==> flow/design.v <==
module conv_1d #(
    parameter DATA_WIDTH  = 8,
    parameter KERNEL_SIZE = 16
) (
    input logic clk,
    input logic arst_n,
    input  logic [DATA_WIDTH-1:0] signal_data,
    input  logic                  signal_vld,
    input  logic                  signal_last,
    output logic                  signal_rdy,
    input  logic [KERNEL_SIZE*DATA_WIDTH-1:0] kernel,
    output logic [DATA_WIDTH*2+$clog2(KERNEL_SIZE)-1:0] result_data,
    output logic                    result_vld,
    output logic                    result_last,
    input  logic                    result_rdy
);
  localparam PRODUCT_WIDTH = (DATA_WIDTH * 2);
  localparam RESULT_WIDTH  = PRODUCT_WIDTH + $clog2(KERNEL_SIZE);
  logic [KERNEL_SIZE-1:0][DATA_WIDTH-1:0] signal_buf;
  logic shift_vld;
  logic shift_last;
  always_ff @(posedge clk or negedge arst_n) begin
    if (!arst_n) begin
      signal_buf <= '0;
      shift_vld <= 1'b0;
      shift_last <= 1'b0;
    end else begin 
      if (signal_vld) begin  
        signal_buf <= {signal_data, signal_buf[KERNEL_SIZE-1:1]}; 
      end
      shift_vld <= signal_vld;
      shift_last <= signal_vld & signal_last;
    end
  end
  logic [KERNEL_SIZE-1:0][PRODUCT_WIDTH-1:0] products;
  always_comb begin
    for (int i = 0; i < KERNEL_SIZE; i++) begin
      products[i] = kernel[i*DATA_WIDTH +: DATA_WIDTH] * signal_buf[i];
    end
  end
  logic [KERNEL_SIZE-1:0][PRODUCT_WIDTH-1:0] products_buf;
  logic products_vld;
  logic products_last;
  always_ff @(posedge clk or negedge arst_n) begin
    if (!arst_n) begin
      products_buf <= '0;
      products_vld <= 1'b0;
      products_last <= 1'b0;
    end else begin
      products_buf <= products;
      products_vld <= shift_vld;
      products_last <= shift_last;
    end
  end
  logic [RESULT_WIDTH-1:0] sum;
  always_comb begin
    sum = 0;
    for (int i = 0; i < KERNEL_SIZE; i++) begin
      sum += products_buf[i];
    end
  end
  logic [RESULT_WIDTH-1:0] sum_buf;
  logic sum_vld;
  logic sum_last;
  always_ff @(posedge clk or negedge arst_n) begin
    if (!arst_n) begin
      sum_buf <= '0;
      sum_vld <= 1'b0;
      sum_last <= 1'b0;
    end else begin
      sum_buf <= sum;
      sum_vld <= products_vld;
      sum_last <= products_last;
    end
  end
  assign result_data = sum_buf;
  assign result_vld  = sum_vld;
  assign result_last = sum_last;
  assign signal_rdy  = 1'b1;
endmodule
== Tool chain data of conv_1d ==
The steps from the RTL of conv_1d to its reports follow in flow order.
Line numbers count from 1 in the design file above.
Operators carry their Yosys type and port widths (W data, S select, Z words).
A cell with n/a has no value.

* Top: conv_1d
* Clock: clk
* Standard-cell library: sky130hd
* Library corner: tt_025C_1v80

== Elaborated design ==
Yosys after proc, flatten, opt, wreduce and memory -nomap, before mapping. Enables and synchronous resets that opt folds into registers are not counted as muxes. Memory bits, and registers merged into a memory's read port (data or address), are not among the register bits. Print and check cells are not counted. Equal cells are merged and count once.

* Add/sub/neg operators: 15
* Multiply operators: 16
* Bitwise logic cells: 1

{| class="wikitable"
|+ Operators by type and width
! operator !! count
|-
| $mul A8 B8 Y16 || 16
|-
| $add A20 B16 Y20 || 11
|-
| $add A19 B16 Y20 || 1
|-
| $add A18 B16 Y19 || 1
|-
| $add A17 B16 Y18 || 1
|-
| $add A16 B16 Y17 || 1
|-
| $and A1 B1 Y1 || 1
|}

* Bits in registers: 410
* Word-level cells: 41

== Depth ==
Yosys ltp: most cells in a row. Word level: on the elaborated netlist, between registers, memories and ports. Mapped: between sequential cells and ports; inverters and the memories' decode and read muxes count.

* Word-level depth: 15
* ABC_AREA: 0
* Depth in mapped cells: 20
* Mapped depth without buffers: 20

== Synthesis result ==
Source: synth_stat.txt of the flow (Yosys; design flattened, memories mapped). It holds for the ABC_AREA given above (unset counts as 0); a run with the other value may have another netlist.
The area totals of this step are shown rounded.

{| class="wikitable"
|+ Cell types
! type !! count !! total area (um^2)
|-
| sky130_fd_sc_hd__fa_1 || 796 || 1.59E+04
|-
| sky130_fd_sc_hd__dfrtp_1 || 410 || 1.03E+04
|-
| sky130_fd_sc_hd__ha_1 || 605 || 7,569.76
|-
| sky130_fd_sc_hd__inv_1 || 1,131 || 4.25E+03
|-
| sky130_fd_sc_hd__and2_1 || 556 || 3.48E+03
|-
| sky130_fd_sc_hd__nand2_1 || 548 || 2.06E+03
|-
| sky130_fd_sc_hd__mux2_2 || 128 || 1.44E+03
|-
| sky130_fd_sc_hd__xnor2_1 || 139 || 1.22E+03
|-
| sky130_fd_sc_hd__a21oi_1 || 123 || 615.59
|-
| sky130_fd_sc_hd__clkbuf_1 || 123 || 461.693
|-
| sky130_fd_sc_hd__o21ai_0 || 86 || 430.413
|-
| sky130_fd_sc_hd__nor2_1 || 99 || 371.606
|-
| sky130_fd_sc_hd__a21o_1 || 49 || 367.853
|-
| sky130_fd_sc_hd__xor2_1 || 37 || 324.061
|-
| sky130_fd_sc_hd__nand2b_1 || 32 || 200.192
|-
| sky130_fd_sc_hd__nor2b_1 || 29 || 181.424
|-
| sky130_fd_sc_hd__o21a_1 || 22 || 165.158
|-
| sky130_fd_sc_hd__nor3_1 || 30 || 150.144
|}

Not listed: further types 47, cells in them 224.

* Mapped cells: 5,167
* Chip area (Yosys): 51,300 um^2
* Flip-flop cells: 410
* Buffers: 125

== Timing after synthesis ==
OpenSTA on the mapped netlist: ideal clock, no wires. The path of least setup slack (recovery checks aside). Input and output delay are each 20% of the period. Register names are those of the netlist, which keeps one name where synthesis merged equal registers.

* Path type: register to register
* Start point: reg (name not given)
* End point: reg sum_buf[18]
* Period: 6.0 ns
* Launch time at the first pin: 0.000 ns
* Arrival time: 5.240 ns
* Path slack: 0.632 ns
* Delay of the path: 5.368 ns
* Driving pins on the path: 19
* Path buffers: 0
* Period reached after synthesis: 5.368 ns

"delay of the path" = arrival - input delay + setup time.
"driving pins on the path" counts driving pins, that of a launching flip-flop among them; a cell with two outputs on the path counts twice.
"period reached after synthesis" = period - worst setup slack (recovery checks aside). The figure is calculated, with input and output delays left at 20% of the set period.
Between the ends stands the longest chain of elaborated cells between them, by number of cells; it is not shown to be the way that was timed. Of several equally long chains one is given.
A line is the first line of the expression or statement that the cell stems from. Yosys adds cells for indexed reads and writes and turns some case tables into memories.

* Cells stage by stage: sky130_fd_sc_hd__dfrtp_1 > sky130_fd_sc_hd__fa_1 > sky130_fd_sc_hd__inv_1 > sky130_fd_sc_hd__fa_1 > sky130_fd_sc_hd__inv_1 > sky130_fd_sc_hd__fa_1 > sky130_fd_sc_hd__fa_1 > sky130_fd_sc_hd__fa_1 > sky130_fd_sc_hd__inv_1 > sky130_fd_sc_hd__fa_1 > sky130_fd_sc_hd__inv_1 > sky130_fd_sc_hd__ha_1 > sky130_fd_sc_hd__fa_1 > sky130_fd_sc_hd__a211oi_1 > sky130_fd_sc_hd__o21ai_0 > sky130_fd_sc_hd__a31oi_2 > sky130_fd_sc_hd__o21ai_1 > sky130_fd_sc_hd__mux2i_1 > sky130_fd_sc_hd__xor2_1
* Cells in the longest elaborated chain: 10
* Elaborated cells on any way between the ends: 10
* RTL lines with such cells: 1
* Those cells by class: 10 x add/sub

{| class="wikitable"
|+ RTL lines, path after synthesis
! what !! RTL line !! source
|-
| start: declaration || 41 ||
|-
| start: assignment || 46 ||
|-
| start: assignment || 50 ||
|-
| $add A20 B16 Y20 (10 in a row) || 59 ||
|-
| end: assignment || 67 || <nowiki>sum_buf <= '0;</nowiki>
|-
| end: assignment || 71 || <nowiki>sum_buf <= sum;</nowiki>
|-
| end: declaration || 62 || <nowiki>logic [RESULT_WIDTH-1:0] sum_buf;</nowiki>
|}

== Timing after layout ==
Path of least setup slack in the final report of record 1 (OpenROAD, finished layout, wires in). Where an end is a register, its clock arrival counts in the times.

* Path type: register to register
* Start point: reg (name not given)
* End point: reg sum_buf[18]
* Period: 7.71 ns
* Launch time at the first pin: 0.61 ns
* Arrival time: 6.62 ns
* Path slack: 1.61 ns
* Driving pins on the path: 19
* Path buffers: 0

Between the ends stands the longest chain of elaborated cells between them, by number of cells; it is not shown to be the way that was timed. Of several equally long chains one is given.

* Cells stage by stage: sky130_fd_sc_hd__dfrtp_1 > sky130_fd_sc_hd__fa_1 > sky130_fd_sc_hd__inv_1 > sky130_fd_sc_hd__fa_1 > sky130_fd_sc_hd__inv_1 > sky130_fd_sc_hd__fa_1 > sky130_fd_sc_hd__fa_1 > sky130_fd_sc_hd__fa_1 > sky130_fd_sc_hd__inv_1 > sky130_fd_sc_hd__fa_1 > sky130_fd_sc_hd__inv_1 > sky130_fd_sc_hd__ha_1 > sky130_fd_sc_hd__fa_1 > sky130_fd_sc_hd__a211oi_1 > sky130_fd_sc_hd__o21ai_0 > sky130_fd_sc_hd__a31oi_2 > sky130_fd_sc_hd__o21ai_1 > sky130_fd_sc_hd__mux2i_1 > sky130_fd_sc_hd__xor2_1
* Cells in the longest elaborated chain: 10
* Elaborated cells on any way between the ends: 10
* RTL lines with such cells: 1
* Those cells by class: 10 x add/sub

{| class="wikitable"
|+ RTL lines, path after layout
! what !! RTL line !! source
|-
| start: declaration || 41 ||
|-
| start: assignment || 46 ||
|-
| start: assignment || 50 ||
|-
| $add A20 B16 Y20 (10 in a row) || 59 ||
|-
| end: assignment || 67 || <nowiki>sum_buf <= '0;</nowiki>
|-
| end: assignment || 71 || <nowiki>sum_buf <= sum;</nowiki>
|-
| end: declaration || 62 || <nowiki>logic [RESULT_WIDTH-1:0] sum_buf;</nowiki>
|}

Flow measurements of conv_1d on sky130hd: 5 stored runs with different settings, listed in no order. Input and output delays are each 20% of the period that was set; the output load is 0.01 pF.
By "period reached" is meant the clock period of the run minus its worst setup slack. This is arithmetic on one report: input and output delays are still those of the set period (20% each).
"time on the worst setup path": the worst setup path's part of the clock period (all of it between registers, 20% less for each end at a port) less its slack. A launch clock that arrives late makes it longer, a capture clock that arrives late makes it shorter.
The measured numbers are rounded.

=== Record 1 ===
{| class="wikitable"
! Setting !! Value
|-
| CORE_UTILIZATION || 64
|-
| GPL_ROUTABILITY_DRIVEN || 1
|-
| MAX_ROUTING_LAYER || met5
|-
| MIN_ROUTING_LAYER || met1
|-
| PLACE_DENSITY_LB_ADDON || 0.08
|-
| period_ns || 7.71
|-
| CAP_MARGIN || 20
|-
| CORE_MARGIN || 2
|-
| SLEW_MARGIN || 20
|-
! Result !! Value
|-
| Period reached || 6.097 ns
|-
| Worst hold slack in the final report || 0.347 ns
|-
| Post-layout utilization || 70.3%
|-
| Time on the worst setup path || 6.10 ns
|-
| Worst setup path kind || register to register
|-
| Cell area after synthesis || 51,300 um^2
|-
| Total negative slack on setup checks || 0.000 ns
|-
| Worst slack on setup checks || 1.61 ns
|-
| Die size || 82,400 um^2
|}

=== Record 2 ===
{| class="wikitable"
! Setting !! Value
|-
| ABC_AREA || 1
|-
| CELL_PAD_IN_SITES_GLOBAL_PLACEMENT || 1
|-
| CORE_MARGIN || 10
|-
| CORE_UTILIZATION || 40
|-
| HOLD_SLACK_MARGIN || -0.03
|-
| PLACE_DENSITY_LB_ADDON || 0.16
|-
| SETUP_SLACK_MARGIN || 0.53
|-
| SLEW_MARGIN || 40
|-
| TNS_END_PERCENT || 40
|-
| period_ns || 6.0
|-
| CAP_MARGIN || 20
|-
! Result !! Value
|-
| Period reached || 5.304 ns
|-
| Worst hold slack in the final report || 0.349 ns
|-
| Post-layout utilization || 43.7%
|-
| Time on the worst setup path || 5.30 ns
|-
| Worst setup path kind || register to register
|-
| Cell area after synthesis || 53,400 um^2
|-
| Total negative slack on setup checks || 0.000 ns
|-
| Worst slack on setup checks || 0.696 ns
|-
| Die size || 149,000 um^2
|}

=== Record 3 ===
{| class="wikitable"
! Setting !! Value
|-
| CAP_MARGIN || 5
|-
| CELL_PAD_IN_SITES_DETAIL_PLACEMENT || 2
|-
| CELL_PAD_IN_SITES_GLOBAL_PLACEMENT || 2
|-
| CORE_UTILIZATION || 28
|-
| MIN_ROUTING_LAYER || met1
|-
| PLACE_DENSITY_LB_ADDON || 0.03
|-
| SETUP_SLACK_MARGIN || -0.13
|-
| SLEW_MARGIN || 10
|-
| period_ns || 6.0
|-
| CORE_MARGIN || 2
|-
! Result !! Value
|-
| Period reached || 5.816 ns
|-
| Worst hold slack in the final report || 0.344 ns
|-
| Post-layout utilization || 32.3%
|-
| Time on the worst setup path || 5.82 ns
|-
| Worst setup path kind || register to register
|-
| Cell area after synthesis || 51,300 um^2
|-
| Total negative slack on setup checks || 0.000 ns
|-
| Worst slack on setup checks || 0.184 ns
|-
| Die size || 187,000 um^2
|}

=== Record 4 ===
{| class="wikitable"
! Setting !! Value
|-
| ABC_AREA || 0
|-
| CELL_PAD_IN_SITES_GLOBAL_PLACEMENT || 1
|-
| CORE_ASPECT_RATIO || 1.01
|-
| CORE_MARGIN || 10
|-
| CORE_UTILIZATION || 40
|-
| CTS_CLUSTER_DIAMETER || 181
|-
| HOLD_SLACK_MARGIN || -0.03
|-
| MAX_ROUTING_LAYER || met5
|-
| MIN_ROUTING_LAYER || met1
|-
| PLACE_DENSITY || 0.39
|-
| SETUP_SLACK_MARGIN || 0.53
|-
| SLEW_MARGIN || 40
|-
| TNS_END_PERCENT || 40
|-
| period_ns || 6.0
|-
| CAP_MARGIN || 20
|-
! Result !! Value
|-
| Period reached || 5.398 ns
|-
| Worst hold slack in the final report || 0.345 ns
|-
| Post-layout utilization || 45.5%
|-
| Time on the worst setup path || 5.40 ns
|-
| Worst setup path kind || register to register
|-
| Cell area after synthesis || 51,300 um^2
|-
| Total negative slack on setup checks || 0.000 ns
|-
| Worst slack on setup checks || 0.602 ns
|-
| Die size || 143,000 um^2
|}

=== Record 5 ===
{| class="wikitable"
! Setting !! Value
|-
| CAP_MARGIN || 5
|-
| CELL_PAD_IN_SITES_DETAIL_PLACEMENT || 0
|-
| CELL_PAD_IN_SITES_GLOBAL_PLACEMENT || 1
|-
| CORE_UTILIZATION || 28
|-
| MIN_ROUTING_LAYER || met2
|-
| PLACE_DENSITY_LB_ADDON || 0.03
|-
| SETUP_SLACK_MARGIN || -0.13
|-
| SLEW_MARGIN || 20
|-
| period_ns || 7.49
|-
| CORE_MARGIN || 2
|-
! Result !! Value
|-
| Period reached || 6.290 ns
|-
| Worst hold slack in the final report || 0.346 ns
|-
| Post-layout utilization || 31.7%
|-
| Time on the worst setup path || 6.29 ns
|-
| Worst setup path kind || register to register
|-
| Cell area after synthesis || 51,300 um^2
|-
| Total negative slack on setup checks || 0.000 ns
|-
| Worst slack on setup checks || 1.20 ns
|-
| Die size || 187,000 um^2
|}
